==> flow/design.v <==
module adder(
    input [2:0] data,
    output cout,
    output s
);
assign s = data[2] ^ data[1] ^ data[0];
assign cout = data[2] & data[1] | (data[0] & (data[2] ^ data[1]));
endmodule
module BoothBase
(
    input neg,  
    input pos,  
    input neg2, 
    input pos2, 
    input [1:0] x,  
    output p
);
assign p = (neg&~x[1]) | (neg2&~x[0]) | (pos&x[1]) | (pos2&x[0]);
endmodule
module BoothSelectSignal
(
    input [2:0] y,  
    output neg,  
    output pos,  
    output neg2, 
    output pos2  
);
assign neg = (y[2]&~y[1]&y[0]) | (y[2]&y[1]&~y[0]);
assign pos = (~y[2]&~y[1]&y[0]) | (~y[2]&y[1]&~y[0]);
assign neg2 = y[2]&~y[1]&~y[0];
assign pos2 = ~y[2]&y[1]&y[0];
endmodule
module BoothInterBase
(
    input [2:0] y,  
    input [63:0] x,
    output [63:0] p,
    output c  
);
wire neg,pos,neg2,pos2;
BoothSelectSignal u_BoothSelectSignal(
    .y(y),
    .neg(neg),
    .pos(pos),
    .neg2(neg2),
    .pos2(pos2)
);
BoothBase u_BoothBase(
    .neg(neg),
    .pos(pos),
    .neg2(neg2),
    .pos2(pos2),
    .x({x[0],1'b0}),
    .p(p[0])
);
generate
    genvar i;
    for(i=1;i<64;i=i+1) begin
        BoothBase us_BoothBase(
            .neg(neg),
            .pos(pos),
            .neg2(neg2),
            .pos2(pos2),
            .x(x[i:i-1]),
            .p(p[i])
        );
    end
endgenerate
assign c = neg || neg2;
endmodule
module wallace17
(
    input [16:0] in_data,
    input [13:0] cin,
    output [13:0] cout,
    output c,s
);
wire [4:0] first_s;
adder first1 (.data(in_data[04:02]), .cout(cout[0]), .s(first_s[0]));
adder first2 (.data(in_data[07:05]), .cout(cout[1]), .s(first_s[1]));
adder first3 (.data(in_data[10:08]), .cout(cout[2]), .s(first_s[2]));
adder first4 (.data(in_data[13:11]), .cout(cout[3]), .s(first_s[3]));
adder first5 (.data(in_data[16:14]), .cout(cout[4]), .s(first_s[4]));
wire [3:0] second_s;
adder second1 (.data(cin[2:0]                   ), .cout(cout[5]), .s(second_s[0]));
adder second2 (.data({in_data[0],cin[4:3]}      ), .cout(cout[6]), .s(second_s[1]));
adder second3 (.data({first_s[1:0],in_data[1]}  ), .cout(cout[7]), .s(second_s[2]));
adder second4 (.data(first_s[4:2]               ), .cout(cout[8]), .s(second_s[3]));
wire [1:0] third_s;
adder third1 (.data({second_s[0],cin[6:5]} ), .cout(cout[09]), .s(third_s[0]));
adder third2 (.data(second_s[3:1]          ), .cout(cout[10]), .s(third_s[1]));
wire [1:0] fourth_s;
adder fourth1 (.data(cin[9:7]               ), .cout(cout[11]), .s(fourth_s[0]));
adder fourth2 (.data({third_s[1:0],cin[10]} ), .cout(cout[12]), .s(fourth_s[1]));
wire fifth_s;
adder fifth1 (.data({fourth_s[1:0],cin[11]}), .cout(cout[13]), .s(fifth_s));
adder sixth1 (.data({fifth_s,cin[13:12]}), .cout(c), .s(s));
endmodule
module mul
(
    input rst,
    input clk,
    input sign,
    input [31:0] x,
    input [31:0] y,
    output [63:0] result
);
wire [63:0] ex_x;
wire [33:0] ex_y;
assign ex_x = sign ? {{32{x[31]}},x} : {32'b0,x};
assign ex_y = sign ? {{2{y[31]}},y} : {2'b0,y};
wire [16:0] carry;
wire [63:0] part_res [16:0];
BoothInterBase ufirst_BoothInterBase(
        .y({ex_y[1:0],1'b0}), 
        .x(ex_x), 
        .p(part_res[0]), 
        .c(carry[0])
    );
generate
    genvar i;
    for(i=2;i<=32;i=i+2) begin
        BoothInterBase ui_BoothInterBase(
            .y(ex_y[i+1:i-1]),
            .x(ex_x<<i),
            .p(part_res[i>>1]),
            .c(carry[i>>1])
        );
    end
endgenerate
reg [16:0] carry_stage;
reg [16:0] part_res_stage [63:0];
integer m,n;
always @(posedge clk or posedge rst) begin
    if(rst) begin
        carry_stage <= 17'b0;
        for(m=0;m<64;m=m+1) begin
            part_res_stage [m] <= 17'b0;
        end
    end
    else begin
        carry_stage <= carry;
        for(m=0;m<64;m=m+1) begin
            for(n=0;n<17;n=n+1) begin
                part_res_stage[m][n] <= part_res[n][m];
            end
        end
    end
end
wire [13:0] wallace_carry [64:0];
wire [63:0] c_res,s_res;
wallace17 ufirst_wallace17(
        .in_data(part_res_stage[0]), 
        .cin(carry_stage[13:0]), 
        .cout(wallace_carry[1]),
        .c(c_res[0]),
        .s(s_res[0])
    );
generate
    genvar k;
    for(k=1;k<64;k=k+1) begin
        wallace17 ufirst_wallace17(
            .in_data(part_res_stage[k]), 
            .cin(wallace_carry[k]), 
            .cout(wallace_carry[k+1]),
            .c(c_res[k]),
            .s(s_res[k])
        );
    end
endgenerate
assign result = s_res + {c_res[62:0],carry_stage[14]} + carry_stage[15];
endmodule
* Step by step through the tools: mul
Tool output for the design above, in the order of the flow.
Line numbers count from 1 in the design file above.
Operators carry their Yosys type and port widths (W data, S select, Z words).
Cell names lack the library's common part.
Not given: n/a
- Design top :: mul
- Clock port :: clk
- Library :: sky130hd
- Corner :: tt_025C_1v80

* Elaborated design
Source: Yosys, flattened and elaborated. Widths are those after wreduce; folded enables and synchronous resets count as part of the registers. Registers that Yosys merges into a memory's read port (data or address) are not register bits. Print and check cells do not count. Equal cells are merged and count once.
- Output and inout port bits :: 64
- Input port bits :: 67
- Bits in registers :: 1104
- Word-level cells :: 10684
- Reduce/logical cells :: 16
- Add/sub/neg operators :: 2
- Multiplexer cells :: 2
- Bitwise operators :: 10599
** Operators by type and width (count)
- $and A1 B1 Y1 :: 5220
- $or A1 B1 Y1 :: 3361
- $xor A1 B1 Y1 :: 1920
- $not A1 Y1 :: 98
- $add A64 B1 Y64 :: 1
- $add A64 B64 Y64 :: 1
- $mux W64 :: 1
- $mux W34 :: 1
- $logic_or A1 B1 Y1 :: 16

* Longest topological paths
Yosys ltp: most cells in a row. Word level: on the elaborated netlist, between registers, memories and ports. Mapped: between sequential cells and ports; inverters and the memories' decode and read muxes count.
- Depth after elaboration :: 19
- ABC_AREA :: 0
- Depth in mapped cells :: 24
- Depth with buffers taken out :: 24

* After synthesis
Source: synth_stat.txt of the flow (Yosys; design flattened, memories mapped). It holds for the ABC_AREA given above (unset counts as 0); a run with the other value may have another netlist.
Totals and module areas in this step are rounded.
** Cells by type
- fa_1 :: count 782, total area 1.57E+04 sq um
- dfrtp_1 :: count 593, total area 1.48E+04 sq um
- xor2_1 :: count 537, total area 4.7E+03 sq um
- inv_1 :: count 1090, total area 4.09E+03 sq um
- a22oi_1 :: count 419, total area 3.15E+03 sq um
- o21ai_0 :: count 505, total area 2.53E+03 sq um
- clkbuf_1 :: count 314, total area 1178.63 sq um
- ha_1 :: count 62, total area 775.744 sq um
- a21oi_1 :: count 118, total area 590.566 sq um
- xnor2_1 :: count 53, total area 464.195 sq um
- a221o_1 :: count 46, total area 460.442 sq um
- nand2_1 :: count 109, total area 409.142 sq um
- nor2_1 :: count 108, total area 405.389 sq um
- buf_1 :: count 92, total area 345.331 sq um
- and2_1 :: count 50, total area 312.8 sq um
- a21o_1 :: count 27, total area 202.694 sq um
- nor2b_1 :: count 23, total area 143.888 sq um
- o31ai_1 :: count 17, total area 127.622 sq um
Not listed: further types 57, cells in them 220.
- Mapped flip-flops :: 593
- Buffer cells :: 421
- Cells in the netlist :: 5165
- Mapped area :: 52100 sq um
- Area of sequential cells :: 14800 sq um
The figures by module come from a second, unflattened synthesis with its own total; it is not the netlist above.
- Cell total of the unflattened synthesis :: 6020
- Area (unflattened synthesis) :: 77300 sq um
Rows give one instance, submodules left out.
** Modules
- mul :: times used 1, seq. area 27600 sq um, cells 1660, area 31400 sq um
- BoothBase :: times used 1088, seq. area 0.0 sq um, cells 3, area 23.8 sq um
- adder :: times used 960, seq. area 0.0 sq um, cells 1, area 20.0 sq um
- BoothSelectSignal :: times used 17, seq. area 0.0 sq um, cells 6, area 37.5 sq um
- BoothInterBase :: times used 17, seq. area 0.0 sq um, cells 2, area 10.0 sq um
- wallace17 :: times used 64, seq. area 0.0 sq um, cells 0, area 0.0 sq um

* Worst setup path after synthesis
OpenSTA on the mapped netlist: ideal clock, no wires. The path of least setup slack (recovery checks aside). Input and output delay are each 20% of the period. Register names are those of the netlist, which keeps one name where synthesis merged equal registers.
- Kind :: register to output
- From :: reg part_res_stage[27][14]
- To :: out result[57]
- Time at the first pin :: 0.000 ns
- Stages :: 22
- Output delay :: 2.000 ns
- Clock period :: 10.0 ns
- Required time :: 8.000 ns
- Buffers on the path :: 0
- Delay of the path :: 7.020 ns
- Arrival time :: 7.020 ns
- Slack :: 0.980 ns
- Synthesis period reached :: 9.02 ns
"delay of the path" is the arrival time less input delay plus setup time.
A path that ends at an output port has no setup time.
"stages" counts driving pins, that of a launching flip-flop among them; a cell with two outputs on the path counts twice.
"synthesis period reached" = period - worst setup slack (recovery checks aside). The figure is calculated, with input and output delays left at 20% of the set period.
The rows between start and end are the longest chain of elaborated cells between them; the timing report does not say that the signal goes this way. Where chains are equally long, one stands for them.
Each line given opens the expression or statement behind the cell; cells for indexed reads and writes are added by Yosys, which also makes memories of some case tables.
- Cell sequence :: dfrtp_1 fa_1 fa_1 inv_1 fa_1 inv_1 fa_1 fa_1 inv_1 fa_1 inv_1 ha_1 a21oi_1 o21ai_1 or2_1 o211ai_2 a31o_2 o41ai_2 or4b_4 a31oi_4 o21ai_2 xnor2_1
- Cells in the longest elaborated chain :: 18
- Elaborated cells between the ends (all ways) :: 106
- Those cells by class :: add/sub (2); logic (104)
** Ends and longest elaborated chain, post-synthesis
- from (decl) :: line 132 : reg [16:0] part_res_stage [63:0];
- from (assign) :: line 138 : part_res_stage [m] <= 17'b0;
- from (assign) :: line 145 : part_res_stage[m][n] <= part_res[n][m];
- $and A1 B1 Y1 :: line 7 : assign cout = data[2] & data[1] | (data[0] & (data[2] ^ data[1]));
- $or A1 B1 Y1 :: line 7
- $xor A1 B1 Y1 :: line 7
- $and A1 B1 Y1 :: line 7
- $or A1 B1 Y1 :: line 7
- $xor A1 B1 Y1 :: line 7
- $and A1 B1 Y1 :: line 7
- [4 not listed]
- $and A1 B1 Y1 :: line 7
- $or A1 B1 Y1 :: line 7
- $xor A1 B1 Y1 :: line 7
- $and A1 B1 Y1 :: line 7
- $or A1 B1 Y1 :: line 7
- $add A64 B64 Y64 :: line 171 : assign result = s_res + {c_res[62:0],carry_stage[14]} + carry_stage[15];
- $add A64 B1 Y64 :: line 171
- to (decl) :: line 106 : output [63:0] result

* Worst path after layout
From the final timing report of entry A: the path of least setup slack in the routed layout; clock arrival at registers is part of the times.
- Kind :: register to output
- From :: reg part_res_stage[21][11]
- To :: out result[60]
- Output delay :: 2.18 ns
- Arrival time :: 8.28 ns
- Required time :: 8.72 ns
- Slack :: 0.44 ns
- Clock period :: 10.9 ns
- Time at the first pin :: 0.63 ns
- Stages :: 25
- Buffers on the path :: 2
The rows between start and end are the longest chain of elaborated cells between them; the timing report does not say that the signal goes this way. Where chains are equally long, one stands for them.
- Cell sequence :: dfrtp_1 inv_1 fa_1 inv_1 buf_4 fa_1 inv_1 fa_1 inv_1 fa_1 fa_1 inv_1 fa_1 inv_1 ha_1 a21oi_1 o21ai_0 a21oi_1 nor2_1 a211o_1 o21ai_2 o21a_1 o21ai_1 o311ai_1 clkdlybuf4s50_1
- Cells in the longest elaborated chain :: 17
- Elaborated cells between the ends (all ways) :: 104
- Those cells by class :: add/sub (2); logic (102)
** Ends and longest elaborated chain, after layout
- from (decl) :: line 132 : reg [16:0] part_res_stage [63:0];
- from (assign) :: line 138 : part_res_stage [m] <= 17'b0;
- from (assign) :: line 145 : part_res_stage[m][n] <= part_res[n][m];
- $and A1 B1 Y1 :: line 7 : assign cout = data[2] & data[1] | (data[0] & (data[2] ^ data[1]));
- $or A1 B1 Y1 :: line 7
- $and A1 B1 Y1 :: line 7
- $or A1 B1 Y1 :: line 7
- $xor A1 B1 Y1 :: line 7
- $and A1 B1 Y1 :: line 7
- $or A1 B1 Y1 :: line 7
- [3 not listed]
- $and A1 B1 Y1 :: line 7
- $or A1 B1 Y1 :: line 7
- $xor A1 B1 Y1 :: line 7
- $and A1 B1 Y1 :: line 7
- $or A1 B1 Y1 :: line 7
- $add A64 B64 Y64 :: line 171 : assign result = s_res + {c_res[62:0],carry_stage[14]} + carry_stage[15];
- $add A64 B1 Y64 :: line 171
- to (decl) :: line 106 : output [63:0] result

Wiki page: mul / flow data

Below are 3 stored runs of the flow (Yosys, OpenROAD; platform sky130hd) on mul, each with its settings and what was measured, unordered. Constraints: input delay and output delay 20% of the set period each, output load 0.01 pF.
"period reached": clock period set for the run, less the worst setup slack. It is reckoned from that one timing run; input and output delays stay at 20% of the period that was set.
By "critical path time" is meant the share of the clock period that the worst setup path is allowed (20% is reserved at inputs, 20% at outputs), minus its slack. Clock arrival times at its registers enter into it.
The results are shown rounded.

** Entry A
- Settings :: CORE_UTILIZATION=55; CTS_CLUSTER_SIZE=26; PLACE_DENSITY=0.53; SLEW_MARGIN=20; period_ns=10.9; CAP_MARGIN=20; CORE_MARGIN=2
- Mapped cell area after synthesis :: 52,100 sq um
- Die outline area :: 97,200 sq um
- Standard-cell area after layout :: 56,700 sq um
- Post-layout utilization :: 0.605
- Worst setup slack after layout :: 0.436 ns
- Setup total negative slack :: 0.000 ns
- Worst hold slack in the final report :: 2.09 ns
- Period reached :: 10.464 ns
- Critical path time :: 8.28 ns
- Critical path type :: register to output

** Entry B
- Settings :: ABC_AREA=1; CAP_MARGIN=5; CELL_PAD_IN_SITES_DETAIL_PLACEMENT=2; CELL_PAD_IN_SITES_GLOBAL_PLACEMENT=2; CORE_UTILIZATION=59; CTS_CLUSTER_DIAMETER=217; CTS_CLUSTER_SIZE=79; GPL_TIMING_DRIVEN=1; MIN_ROUTING_LAYER=met1; PLACE_DENSITY=0.38; SETUP_SLACK_MARGIN=0.61; SLEW_MARGIN=30; period_ns=10.5; CORE_MARGIN=2
- Outcome :: stopped before the end: placement reported GPL-0301

** Entry C
- Settings :: ABC_AREA=0; CAP_MARGIN=25; CELL_PAD_IN_SITES_DETAIL_PLACEMENT=2; CELL_PAD_IN_SITES_GLOBAL_PLACEMENT=2; CORE_ASPECT_RATIO=0.92; CORE_UTILIZATION=68; CTS_CLUSTER_SIZE=36; GPL_TIMING_DRIVEN=0; HOLD_SLACK_MARGIN=0.06; PLACE_DENSITY_LB_ADDON=0.07; SETUP_SLACK_MARGIN=0.38; SLEW_MARGIN=15; TNS_END_PERCENT=35; period_ns=10.0; CORE_MARGIN=2
- Outcome :: stopped before the end: placement reported FLW-0024
